==> flow/design.v <==
`timescale 1ns / 1ps
module fixed_point_linear #(
    parameter INTEGER_W = 16,
    parameter FRACTIONAL_W = 16,
    parameter VALUE_OG_WIDTH = INTEGER_W + FRACTIONAL_W,
    parameter K_WIDTH = 32,  
    parameter B_WIDTH = INTEGER_W + FRACTIONAL_W,
    parameter VALUE_OUT_WIDTH = INTEGER_W + FRACTIONAL_W,
    parameter MULT_RESULT_WIDTH = VALUE_OG_WIDTH + K_WIDTH
) (
    input  logic clk,
    input  logic rst_n,
    input  logic signed [VALUE_OG_WIDTH-1:0] value_og,
    input  logic signed [K_WIDTH-1:0] k,
    input  logic signed [B_WIDTH-1:0] b,
    input  logic                      valid_i,
    output logic                      ready_o,
    input  logic                      ready_i,
    output logic                      valid_o,
    output logic signed [VALUE_OUT_WIDTH-1:0] value_out
);
    logic signed [VALUE_OG_WIDTH-1:0] value_og_reg;
    logic signed [K_WIDTH-1:0] k_reg;
    logic signed [B_WIDTH-1:0] b_reg;
    logic signed [MULT_RESULT_WIDTH-1:0] multiplication_reg;
    logic signed [MULT_RESULT_WIDTH-1:0] scaled_mult_reg;
    logic signed [VALUE_OUT_WIDTH-1:0] value_out_reg;
    logic valid_stage1, valid_stage2, valid_stage3, valid_stage4;
    logic signed [MULT_RESULT_WIDTH-1:0] multiplication;
    logic signed [MULT_RESULT_WIDTH-1:0] scaled_mult;
    logic signed [MULT_RESULT_WIDTH-1:0] addition;
    logic signed [VALUE_OUT_WIDTH-1:0] max_positive;
    logic signed [VALUE_OUT_WIDTH-1:0] max_negative;
    assign ready_o = ~valid_stage1 || (valid_stage1 && ready_i);
    always_ff @(posedge clk) begin
        if (!rst_n) begin
            value_og_reg <= '0;
            k_reg <= '0;
            b_reg <= '0;
            valid_stage1 <= 1'b0;
        end else begin
            if (ready_o) begin  
                value_og_reg <= value_og;
                k_reg <= k;
                b_reg <= b;
                valid_stage1 <= valid_i;
            end
        end
    end
    always_ff @(posedge clk) begin
        if (!rst_n) begin
            multiplication_reg <= '0;
            valid_stage2 <= 1'b0;
        end else begin
            if (valid_stage1) begin  
                multiplication_reg <= value_og_reg * k_reg;
                valid_stage2 <= valid_stage1;
            end else begin
                valid_stage2 <= 1'b0;
            end
        end
    end
    assign multiplication = multiplication_reg;
    always_ff @(posedge clk) begin
        if (!rst_n) begin
            scaled_mult_reg <= '0;
            valid_stage3 <= 1'b0;
        end else begin
            if (valid_stage2) begin  
                scaled_mult_reg <= multiplication >>> FRACTIONAL_W;  
                valid_stage3 <= valid_stage2;
            end else begin
                valid_stage3 <= 1'b0;
            end
        end
    end
    assign scaled_mult = scaled_mult_reg;
    always_ff @(posedge clk) begin
        if (!rst_n) begin
            value_out_reg <= '0;
            valid_stage4 <= 1'b0;
        end else begin
            if (valid_stage3) begin  
                addition = scaled_mult + {{(MULT_RESULT_WIDTH-B_WIDTH){b_reg[B_WIDTH-1]}}, b_reg};
                max_positive = (1 << (VALUE_OUT_WIDTH-1)) - 1;   
                max_negative = -(1 << (VALUE_OUT_WIDTH-1));      
                if ($signed(addition) > $signed(max_positive)) begin
                    value_out_reg <= max_positive;
                end else if ($signed(addition) < $signed(1'b0)) begin
                    value_out_reg <= 0;
                end else begin
                    value_out_reg <= addition[VALUE_OUT_WIDTH-1:0];
                end
                valid_stage4 <= valid_stage3;
            end else begin
                valid_stage4 <= 1'b0;
            end
        end
    end
    always_ff @(posedge clk) begin
        if (!rst_n) begin
            valid_o <= 1'b0;
            value_out <= '0;
        end else begin
            if (ready_i) begin  
                valid_o <= valid_stage4;
                value_out <= value_out_reg;
            end
        end
    end
endmodule
`timescale 1ns / 1ps
module fifo #(
    parameter DATA_WIDTH = 32,
    parameter DEPTH = 16,
    parameter START_NUMBER = 0
)(
    input  logic clk,
    input  logic reset_n,
    output  logic [DATA_WIDTH-1:0] s_axis_tdata,
    output  logic s_axis_tvalid,
    input logic s_axis_tready,
    input logic [DATA_WIDTH-1:0] m_axis_tdata,
    input logic m_axis_tvalid,
    output  logic m_axis_tready
);
    logic [DATA_WIDTH-1:0] mem [0:DEPTH-1];
    logic [$clog2(DEPTH)-1:0] wr_ptr;
    logic [$clog2(DEPTH)-1:0] rd_ptr;
    logic [$clog2(DEPTH):0] count;
    logic full, empty;
    assign full = (count == DEPTH);
    assign empty = (count == 0);
    assign m_axis_tready = !full;  
    assign s_axis_tvalid = (!empty);
    always_ff @(posedge clk or negedge reset_n) begin
        if (!reset_n) begin
            wr_ptr <= 0;
            rd_ptr <= 0;
            count <= START_NUMBER;
            s_axis_tdata <= 0;
        end else begin
            if (m_axis_tvalid && m_axis_tready) begin
                mem[wr_ptr] <= m_axis_tdata;
                wr_ptr <= (wr_ptr == DEPTH-1) ? 0 : wr_ptr + 1;
            end
            if (s_axis_tvalid && s_axis_tready ) begin
                s_axis_tdata <= mem[rd_ptr];
                rd_ptr <= (rd_ptr == DEPTH-1) ? 0 : rd_ptr + 1;
            end
            case ({m_axis_tvalid && m_axis_tready, s_axis_tvalid && s_axis_tready})
                2'b01: count <= count - 1;   
                2'b10: count <= count + 1;   
                2'b11: count <= count;       
                default: ;                   
            endcase
        end
    end
endmodule
`timescale 1ns / 1ps
module parallel_DAC #(     
    parameter FIFO_DEPTH = 4,
    parameter DATA_WIDTH = 32,
    parameter START_NUMBER = 4       
)(
    input logic      in_clk,
    input logic      in_reset,
    input logic      in_sdo, 
    input logic [DATA_WIDTH-1:0] in_data,
    input logic      valid, 
    output logic      ready,
    output logic     out_sclk,
    output logic     out_ss,
    output logic     out_sdio,
    output logic     out_busy,
    output logic        sel_1_0,
    output logic        sel_1_1,
    output logic        sel_2_0,
    output logic        sel_2_1,
    output logic        AS2_r,
    output logic [15:0] out_data
);
    logic      in_start;
    logic [5:0] timer;
    logic sclk, sclk_buf;
    logic sdio, ss, busy;
    logic [15:0] dout;
    logic [7:0] counter_data;
    logic [3:0] timer_sclk;
    logic [5:0] timer_delay;
    logic [15:0] data;
    logic sclk_pos; assign sclk_pos = ~sclk_buf & sclk;
    logic sclk_neg; assign sclk_neg = ~sclk & sclk_buf;
    logic     data_went;
    assign data [15:0] = in_data[15:0];
    assign out_sdio = sdio;
    assign out_sclk = sclk;
    assign out_ss = ss;
    assign out_busy = busy;
    logic [2:0] sel_r;
    logic block;
    always_ff @(posedge in_clk or negedge in_reset) begin
        if(!in_reset) begin
            timer_sclk <= 4'd0;
        end else begin
            timer_sclk <= (in_start && (timer_sclk < 4'd5)) ? 
                         timer_sclk + 1 : 4'd0;
        end
    end
    always_ff @(posedge in_clk or negedge in_reset) begin
        if(!in_reset) begin
            in_start <= 'd0;
        end else if (valid && ready ) begin
            in_start <= 1'b1;
        end else if (timer_delay == 6'd30 )
            in_start <= 'd0;
    end
    always_ff @(posedge in_clk or negedge in_reset) begin
        if(!in_reset) begin
            out_data <= 'd0;
        end else if (in_start) begin
            if (timer_delay == 6'd29) begin
                out_data <= data;
            end 
        end
    end
    always_ff @(posedge in_clk or negedge in_reset) begin
        if(!in_reset) begin
            sclk <= 1'b1;
        end else begin
            if(in_start) begin
                if(timer_sclk == 4'd4 && counter_data != 8'd16) 
                    sclk <= ~sclk;
                else if(counter_data == 8'd16) 
                    sclk <= 1'b1;
            end else begin
                sclk <= 1'b1;
            end
        end
    end
    always_ff @(posedge in_clk or negedge in_reset) begin
        if(!in_reset) begin
            sclk_buf <= 1'b1;
        end else begin
            sclk_buf <= sclk;
        end
    end
    always_ff @(posedge in_clk or negedge in_reset) begin
        if(!in_reset) begin
            counter_data <= 8'd0;
        end else begin
            if(in_start) begin
                if(sclk_pos && (counter_data < 8'd16)) 
                    counter_data <= counter_data + 1;
                else if( !in_start)
                    counter_data <= 8'd0;
            end else begin
                counter_data <= 8'd0;
            end
        end
    end
    always_ff @(posedge in_clk or negedge in_reset) begin
        if(!in_reset) begin
            dout <= 16'd0;
            block <= 0;
        end else begin
            if(in_start && !block) begin
                if(counter_data == 8'd0) begin
                    dout <= in_data[31:16];
                end else if((counter_data > 0) && (counter_data < 16) && sclk_neg) begin
                    dout <= {dout[14:0], 1'b0};
                end else if(counter_data == 16)
                 block <= 1'b1;   
            end else if (!in_start) begin
                block <= 1'b0;
            end
        end
    end
        always_comb begin
        if(!in_reset) begin
            ready <= 1'b0;
        end else begin
            if (valid && !in_start) begin
                ready <= 1'b1;
            end else  begin
                ready <= 1'b0;
            end
        end
    end
    always_ff @(posedge in_clk or negedge in_reset) begin
        if(!in_reset) begin
            sdio <= 1'b0;
        end else begin
            sdio <= (in_start) ? dout[15] : 1'b0;
        end
    end
    always_ff @(posedge in_clk or negedge in_reset) begin
        if(!in_reset) begin
            timer_delay <= 6'd0;
        end else begin
            if(in_start) begin
                if((counter_data == 8'd16) && (timer_delay < 6'd30)) 
                    timer_delay <= timer_delay + 1;
                else if(counter_data != 8'd16) 
                    timer_delay <= 6'd0;
            end else begin
                timer_delay <= 6'd0;
            end
        end
    end
    always_ff @(posedge in_clk or negedge in_reset) begin
        if(!in_reset) begin
            ss <= 1'b1;
        end else begin
            ss <= (busy) ? 1'b0 : 1'b1;
        end
    end
    always_ff @(posedge in_clk or negedge in_reset) begin
        if(!in_reset) begin
            busy <= 1'b0;
            data_went <= 1'b0; 
        end else begin
            if( in_start) begin
                busy <= (timer_delay != 6'd30);          
                data_went <= (timer_delay == 6'd29); 
            end else begin
                busy <= 1'b0;
            end
        end
    end
     always_ff @(posedge in_clk) begin
    if (!in_reset) begin
        sel_r <= 'b0;
        AS2_r <= 1'b0;
    end else if (data_went) begin
            sel_r<=sel_r + 1'b1;
       end else if(sel_r == 3'b010) begin
            AS2_r <= 1'b1;
        end else if(sel_r == 3'b100) begin
            sel_r <= 'b0;
            AS2_r <= 1'b0;
        end
end
assign sel_1_0 = (sel_r == 3'b001);
assign sel_1_1 = (sel_r == 3'b010);
assign sel_2_0 = (sel_r == 3'b011);
assign sel_2_1 = (sel_r == 3'b100);
endmodule
`timescale 1ns / 1ps
module top#(       
    parameter FIFO_DEPTH = 16,
    parameter DATA_WIDTH = 32,
    parameter START_NUMBER = 0    
)(
    input  logic        GCLK,
    input  logic        OTG_RESETN,
    input  logic [DATA_WIDTH-1:0] wdatax,
    input  logic [DATA_WIDTH-1:0] wdatay,
    input  logic        validx,
    input  logic        validy,
    input  logic [DATA_WIDTH-1:0] kx_u,
    input  logic [DATA_WIDTH-1:0] bx_u,
    input  logic [DATA_WIDTH-1:0] kx_c,
    input  logic [DATA_WIDTH-1:0] bx_c,
    input  logic [DATA_WIDTH-1:0] ky_u,
    input  logic [DATA_WIDTH-1:0] by_u,
    input  logic [DATA_WIDTH-1:0] ky_c,
    input  logic [DATA_WIDTH-1:0] by_c,
    output logic        sel_1_0,
    output logic        sel_1_1,
    output logic        sel_2_0,
    output logic        sel_2_1,
    output logic        AS2_r,
    output  logic       wready,
    output logic        JB1,
    output logic        JB2,
    output logic        JB3,
    output logic        JB4,
    output logic        JB7,
    output logic        JB8,
    output logic        JB9,
    output logic        JB10,
    output logic        JA1,
    output logic        JA2,
    output logic        JA3,
    output logic        JA4,
    output logic        JA7,
    output logic        JA8,
    output logic        JA9,
    output logic        JA10,
    output logic        JC1_N,
    output logic        JC1_P,
        input logic        JC2_N,
    output logic        JC2_P,
    output logic        JC3_P
);
 assign JC1_P = 1'b0;
 logic [31:0]  in_data;
 logic  in_valid;
 logic in_ready;
    logic                  u_ready;
    logic                  u_valid;
    logic [DATA_WIDTH-1:0] u_data;
    logic                  c_ready;
    logic                  c_valid;
    logic [DATA_WIDTH-1:0] c_data;  
    logic [DATA_WIDTH-1:0] k_u;
    logic [DATA_WIDTH-1:0] b_u;
    logic [DATA_WIDTH-1:0] k_c;
    logic [DATA_WIDTH-1:0] b_c;
    logic [DATA_WIDTH-1:0] wdata;
    logic  wvalid;
    logic  store_valid;
    logic  done; 
always_ff @(posedge GCLK or negedge OTG_RESETN) begin
    if (!OTG_RESETN) begin
        store_valid <= 1'b0;
        done<= 1'b0;
    end else begin
        if (validx && validy) begin
            store_valid <= validy;
            done <= validy;
        end else if (!validx && !validy && u_valid) begin
            done <= store_valid;
            store_valid <=1'b0;
        end
    end
end
always_ff @(posedge GCLK or negedge OTG_RESETN) begin
        if (!OTG_RESETN) begin
        wdata <= '0;
        k_u <= '0;
        b_u <= '0;
        k_c <= '0;
        b_c <= '0;
        wvalid <= 1'b0;
    end else if (validx) begin
        wdata <= wdatax;
        k_u <= kx_u;
        b_u <= bx_u;
        wvalid <= validx;
    end else if (u_valid) begin
        if (store_valid) begin
            wdata <= wdatay;
            k_u <= ky_u;
            b_u <= by_u;
            k_c <= kx_c;
            b_c <= bx_c;
            wvalid <= u_valid;
        end else if (done) begin
            k_c <= ky_c;
            b_c <= by_c;
        end
    end else begin
        wdata <= '0;
        wvalid <= 1'b0;
    end
end
parallel_DAC #(
    .FIFO_DEPTH(FIFO_DEPTH),
    .DATA_WIDTH(DATA_WIDTH),
    .START_NUMBER(START_NUMBER)
)dac_inst (
    .in_clk(GCLK),
    .in_reset(OTG_RESETN),
    .in_sdo(JC2_N), 
    .in_data(in_data),
    .out_sclk(JC2_P),
    .out_ss(JC1_N),
    .out_sdio(JC3_P),
    .out_busy(),
    .AS2_r(AS2_r),
    .valid(in_valid), 
    .sel_1_0(sel_1_0),
    .sel_1_1(sel_1_1),
    .sel_2_0(sel_2_0),
    .sel_2_1(sel_2_1),
    .ready(in_ready),
    .out_data({JA1,JA2,JA3,JA4,JA7,JA8,JA9,JA10,JB1,JB2,JB3,JB4,JB7,JB8,JB9,JB10})
);
    fifo #(
        .DATA_WIDTH(DATA_WIDTH),
        .DEPTH(FIFO_DEPTH)
    ) fifo_inst (
        .clk(GCLK),
        .reset_n(OTG_RESETN),
        .s_axis_tdata(in_data),
        .s_axis_tvalid(in_valid),
        .s_axis_tready(in_ready),
        .m_axis_tdata({wdata[31:16],c_data[31:16]}),
        .m_axis_tvalid(c_valid),
        .m_axis_tready(c_ready)
    );
fixed_point_linear mult_u (
    .clk(GCLK),
    .rst_n(OTG_RESETN),
    .value_og({wdata[15:0],16'b0}),
    .k(k_u),
    .b(b_u),
    .valid_i(wvalid),
    .ready_o(wready),
    .ready_i(u_ready),
    .valid_o(u_valid),
    .value_out(u_data)
);
fixed_point_linear mult_code (
    .clk(GCLK),
    .rst_n(OTG_RESETN),
    .value_og(u_data),
    .k(k_c),
    .b(b_c),
    .valid_i(u_valid),
    .ready_o(u_ready),
    .ready_i(c_ready),
    .valid_o(c_valid),
    .value_out(c_data)
);
endmodule
Step by step through the tools: top
The steps from the RTL of top to its reports follow in flow order. Line numbers count from 1 in the design file above. Library cell names are shortened. The mark -- stands for no value.

Top module: top. Clock port: GCLK. Library: sky130hd. Timing corner: tt_025C_1v80.

Word level
Yosys after proc, flatten, opt, wreduce and memory -nomap, before mapping. Print and check cells are not counted.

The entry for reduce/logical cells reads 59. Muxes and demuxes: 61. The figure for equal/unequal tests is 52. For order comparisons the number is 9. The figure for bitwise gates (word level) is 8. Multipliers: 2. The entry for add/subtract/negate cells reads 10.

Operators with widths (number): 32-bit by 32-bit multiplier with 64-bit output (1); 16-bit by 32-bit multiplier with 48-bit output (1); 32-bit two-way mux (17); 32-bit parallel mux with 16-bit select (1); 64-bit by 1-bit < comparator with 1-bit output with constant B (2); 64-bit by 32-bit > comparator with 1-bit output with constant B (2); 48-bit by 32-bit adder with 49-bit output (2); 4-bit equality test with constant B (16); 3-bit AND reduction (17); 4-bit by 3-bit equality test with 1-bit output with constant B (9); 16-bit two-way mux (2); 1-bit two-way mux (29); 2-bit nonzero test (9); 6-bit two-way mux (3); 4-bit by 2-bit equality test with 1-bit output with constant B (4); 8-bit by 5-bit < comparator with 1-bit output with constant B (2); 8-bit two-way mux (2); 1-bit logical AND (15); 4-bit by 1-bit adder with 4-bit output with constant B (3); 6-bit by 5-bit equality test with 1-bit output with constant B (2); 4-bit two-way mux (3); 2-bit AND reduction (5); 5-bit parallel mux with 2-bit select (1); 3-bit != test with constant B (3); 3-bit two-way mux (3); 2-bit != test with constant B (4); 4-bit by 1-bit equality test with 1-bit output with constant B (2); 4-bit logical NOT (2).

Other operator kinds: 25; their cells: 39.

Under register bits after elaboration stands 1320. Output and inout port bits: 26. Under elaborated cells stands 268.

Depth
Depth = most cells in a row (Yosys ltp): at word level without a register or memory, in the mapped netlist without a sequential cell, where the memories' decode and read muxes count.

For depth after elaboration the number is 8. The figure for ABC_AREA is 0. The figure for gate-level depth with buffers is 30. Under gate-level depth less buffers stands 29.

Mapped cells and area
The flow's flattened synthesis, as Yosys stat reports it; memories are mapped. The netlist is that of the ABC_AREA named above (0 if unset); the other value can give another one. Totals and module areas in this step are rounded.

Cells by type: fa_1 (number 1570, total area 3.14E+04 µm²); edfxtp_1 (number 512, total area 1.54E+04 µm²); dfxtp_1 (number 478, total area 9.57E+03 µm²); dfrtp_1 (number 263, total area 6.58E+03 µm²); nand2_1 (number 1510, total area 5.67E+03 µm²); inv_1 (number 1479, total area 5.55E+03 µm²); ha_1 (number 415, total area 5192.48 µm²); and2_1 (number 727, total area 4.55E+03 µm²); mux2i_1 (number 346, total area 3.46E+03 µm²); a21oi_1 (number 514, total area 2.57E+03 µm²); clkbuf_1 (number 547, total area 2.05E+03 µm²); o21ai_0 (number 300, total area 1501.44 µm²); nor2_1 (number 354, total area 1.33E+03 µm²); a22oi_1 (number 163, total area 1.22E+03 µm²); xnor2_1 (number 123, total area 1.08E+03 µm²); a21o_1 (number 95, total area 713.184 µm²); xor2_1 (number 64, total area 560.538 µm²); nand4_1 (number 79, total area 494.224 µm²).

Not listed: further types 75, cells in them 772.

Under flip-flop cells stands 1256. Sequential part of the area: 32000 µm². The figure for standard cells after synthesis is 10311. The figure for chip area (Yosys) is 100000 µm². The figure for buffers is 591.

By module: a second synthesis without flattening, with its own total; a netlist apart from the flattened one above.

Cell total of the unflattened synthesis: 12527. The figure for area total of the unflattened synthesis is 130000 µm².

Each row is one instance without its submodules.

Modules: fixed_point_linear (area 47000 µm², times used 2, cells 5142); fifo (area 22000 µm², times used 1, cells 1340); top (area 7900 µm², times used 1, cells 639); parallel_DAC (area 2900 µm², times used 1, cells 264).

Worst setup path after synthesis
Source: OpenSTA report_checks on the synthesized netlist (no wires, ideal clock, input and output delay 20% of the period each), path of least setup slack; recovery checks are left aside. Register names are those of the netlist, which keeps one name where synthesis merged equal registers.

Path kind: reg2reg. Start: register mult_code.k_reg[2]. End: register mult_code.multiplication_reg[60]. For path buffers the number is 1. Under setup time stands 0.124 ns. The entry for stages on the path reads 27. Required time: 9.876 ns. Delay of the path: 7.803 ns. For clock period the number is 10.0 ns. The figure for arrival time is 7.679 ns. Setup slack: 2.197 ns. The figure for synthesis period reached is 7.803 ns.

"delay of the path" is the arrival time less input delay plus setup time. "stages on the path" counts driving pins, that of a launching flip-flop among them; a cell with two outputs on the path counts twice. "synthesis period reached" = period - worst setup slack (recovery checks aside). The figure is calculated, with input and output delays left at 20% of the set period. Between the ends stands the longest chain of elaborated cells between them, by number of cells; it is not shown to be the way that was timed. Of several equally long chains one is given. A line is the first line of the expression or statement that the cell stems from. Yosys adds cells for indexed reads and writes and turns some case tables into memories.

Path through: dfxtp_1 clkbuf_1 nand2_1 inv_1 fa_1 fa_1 fa_1 fa_1 inv_1 fa_1 inv_1 fa_1 inv_1 fa_1 inv_1 fa_1 ha_1 a21o_1 a21oi_1 and3_1 o211ai_1 a41oi_1 nand3b_1 o21ai_0 a21o_1 a211oi_1 o31ai_1. The entry for length of the longest elaborated chain reads 1.

Ends and longest elaborated chain, post-synthesis: start, declared (RTL line 23) `logic signed [K_WIDTH-1:0] k_reg;`; start, assigned (RTL line 38) `k_reg <= '0;`; start, assigned (RTL line 44) `k_reg <= k;`; 32-bit by 32-bit multiplier with 64-bit output (RTL line 56) `multiplication_reg <= value_og_reg * k_reg;`; end, assigned (RTL line 52) `multiplication_reg <= '0;`; end, assigned (RTL line 56); end, declared (RTL line 25) `logic signed [MULT_RESULT_WIDTH-1:0] multiplication_reg;`.

Path in the finished layout
Path of least setup slack in the final report of run 1 (OpenROAD, finished layout, wires in). Where an end is a register, its clock arrival counts in the times.

Path kind: reg2reg. Start: register mult_code.value_og_reg[5]. End: register mult_code.multiplication_reg[54]. Setup slack: 1.02 ns. Required time: 10.66 ns. For clock period the number is 10.0 ns. The figure for arrival time is 9.64 ns. The entry for stages on the path reads 29. Under setup time stands 0.11 ns. For path buffers the number is 4.

Between the ends stands the longest chain of elaborated cells between them, by number of cells; it is not shown to be the way that was timed. Of several equally long chains one is given.

Path through: dfxtp_1 buf_4 nand2_1 fa_1 fa_1 fa_1 inv_1 fa_1 ha_1 ha_1 inv_1 fa_1 fa_1 inv_1 ha_1 o211ai_1 nor2_1 o31ai_1 a21boi_1 o2111ai_1 a211oi_1 buf_4 a211oi_1 buf_4 o21ai_1 buf_4 and2_1 or3_1 a32o_1. The entry for length of the longest elaborated chain reads 1.

Ends and longest elaborated chain, after layout: start, declared (RTL line 22) `logic signed [VALUE_OG_WIDTH-1:0] value_og_reg;`; start, assigned (RTL line 37) `value_og_reg <= '0;`; start, assigned (RTL line 43) `value_og_reg <= value_og;`; 32-bit by 32-bit multiplier with 64-bit output (RTL line 56) `multiplication_reg <= value_og_reg * k_reg;`; end, assigned (RTL line 52) `multiplication_reg <= '0;`; end, assigned (RTL line 56); end, declared (RTL line 25) `logic signed [MULT_RESULT_WIDTH-1:0] multiplication_reg;`.

Wiki page: top / flow data

Measured data: module top, platform sky130hd, 3 stored runs of the flow under differing settings, order arbitrary. Input and output delays are each 20% of the period that was set; the output load is 0.01 pF. By "reached clock period" is meant the clock period of the run minus its worst setup slack. This is arithmetic on one report: input and output delays are still those of the set period (20% each). "worst setup path time" means the part of the period allowed to the worst setup path (the constraints hold back 20% at inputs and 20% at outputs) less its slack; where the path has registers, the arrival times of their clocks count too. "power consumption" rests on the timing tool's default activity at the inputs, not on a simulated workload. Results are given in rounded form.

Files of run 1:
==> flow/run.sh <==
#!/bin/bash
# the make line also repeats the synthesis and layout settings of config.mk as NAME=value (left out here)
make -C /OpenROAD-flow-scripts/flow DESIGN_CONFIG=/design/flow/config.mk WORK_HOME=/design/flow/orfs CLKGATE_MAP_FILE= finish
==> flow/config.mk <==
export PLATFORM = sky130hd
export DESIGN_NAME = top
export DESIGN_NICKNAME = top
export VERILOG_FILES = /design/flow/design.v
export SDC_FILE = /design/flow/constraint.sdc
export NUM_CORES = 4
export LEC_CHECK = 0
export CAP_MARGIN = 30
export CORE_MARGIN = 4
export CORE_UTILIZATION = 36
export CTS_CLUSTER_SIZE = 19
export GPL_ROUTABILITY_DRIVEN = 0
export PLACE_DENSITY_LB_ADDON = 0.01
export SETUP_SLACK_MARGIN = 0.35
export SLEW_MARGIN = 20
export TNS_END_PERCENT = 5
==> flow/constraint.sdc <==
create_clock -name core_clock -period 10.0 [get_ports {GCLK}]
set_input_delay 2.0000 -clock core_clock [delete_from_list [all_inputs] [get_ports {GCLK}]]
set_output_delay 2.0000 -clock core_clock [all_outputs]
set_load 0.01 [all_outputs]

Results of run 1. For the chip area after synthesis (Yosys) the run shows 100000 µm². For the full die area the run shows 300000 µm². The standard-cell area of the final layout comes to 120000 µm². The measured utilization is 0.41. The setup slack of the critical path comes to 1.0 ns. The measured total negative slack on setup checks is 0.000 ns. The worst hold slack is 0.37 ns. The power consumption reads 15000 µW. The reached clock period stands at 8.978 ns. The worst setup path time is 8.98 ns. Critical path kind: reg2reg.

Files of run 2:
==> flow/run.sh <==
#!/bin/bash
# the make line also repeats the synthesis and layout settings of config.mk as NAME=value (left out here)
make -C /OpenROAD-flow-scripts/flow DESIGN_CONFIG=/design/flow/config.mk WORK_HOME=/design/flow/orfs CLKGATE_MAP_FILE= finish
==> flow/config.mk <==
export PLATFORM = sky130hd
export DESIGN_NAME = top
export DESIGN_NICKNAME = top
export VERILOG_FILES = /design/flow/design.v
export SDC_FILE = /design/flow/constraint.sdc
export NUM_CORES = 4
export LEC_CHECK = 0
export CAP_MARGIN = 20
export CORE_MARGIN = 2
export CORE_UTILIZATION = 40
export GPL_ROUTABILITY_DRIVEN = 0
export SLEW_MARGIN = 20
export TNS_END_PERCENT = 5
==> flow/constraint.sdc <==
create_clock -name core_clock -period 10.0 [get_ports {GCLK}]
set_input_delay 2.0000 -clock core_clock [delete_from_list [all_inputs] [get_ports {GCLK}]]
set_output_delay 2.0000 -clock core_clock [all_outputs]
set_load 0.01 [all_outputs]

Results of run 2. For the chip area after synthesis (Yosys) the run shows 100000 µm². For the full die area the run shows 270000 µm². The standard-cell area of the final layout comes to 120000 µm². The measured utilization is 0.45. The setup slack of the critical path comes to 1.0 ns. The measured total negative slack on setup checks is 0.000 ns. The worst hold slack is 0.36 ns. The power consumption reads 15000 µW. The reached clock period stands at 8.975 ns. The worst setup path time is 8.97 ns. Critical path kind: reg2reg.

Files of run 3:
==> flow/run.sh <==
#!/bin/bash
# the make line also repeats the synthesis and layout settings of config.mk as NAME=value (left out here)
make -C /OpenROAD-flow-scripts/flow DESIGN_CONFIG=/design/flow/config.mk WORK_HOME=/design/flow/orfs CLKGATE_MAP_FILE= finish
==> flow/config.mk <==
export PLATFORM = sky130hd
export DESIGN_NAME = top
export DESIGN_NICKNAME = top
export VERILOG_FILES = /design/flow/design.v
export SDC_FILE = /design/flow/constraint.sdc
export NUM_CORES = 4
export LEC_CHECK = 0
export ABC_AREA = 1
export CAP_MARGIN = 30
export CORE_MARGIN = 4
export CORE_UTILIZATION = 36
export CTS_CLUSTER_SIZE = 38
export GPL_ROUTABILITY_DRIVEN = 0
export PLACE_DENSITY_LB_ADDON = 0.01
export SETUP_SLACK_MARGIN = 0.35
export SLEW_MARGIN = 25
export TNS_END_PERCENT = 5
==> flow/constraint.sdc <==
create_clock -name core_clock -period 10.0 [get_ports {GCLK}]
set_input_delay 2.0000 -clock core_clock [delete_from_list [all_inputs] [get_ports {GCLK}]]
set_output_delay 2.0000 -clock core_clock [all_outputs]
set_load 0.01 [all_outputs]

Results of run 3. For the chip area after synthesis (Yosys) the run shows 110000 µm². For the full die area the run shows 310000 µm². The standard-cell area of the final layout comes to 120000 µm². The measured utilization is 0.41. The setup slack of the critical path comes to 1.4 ns. The measured total negative slack on setup checks is 0.000 ns. The worst hold slack is 0.36 ns. The power consumption reads 15000 µW. The reached clock period stands at 8.595 ns. The worst setup path time is 8.59 ns. Critical path kind: reg2reg.
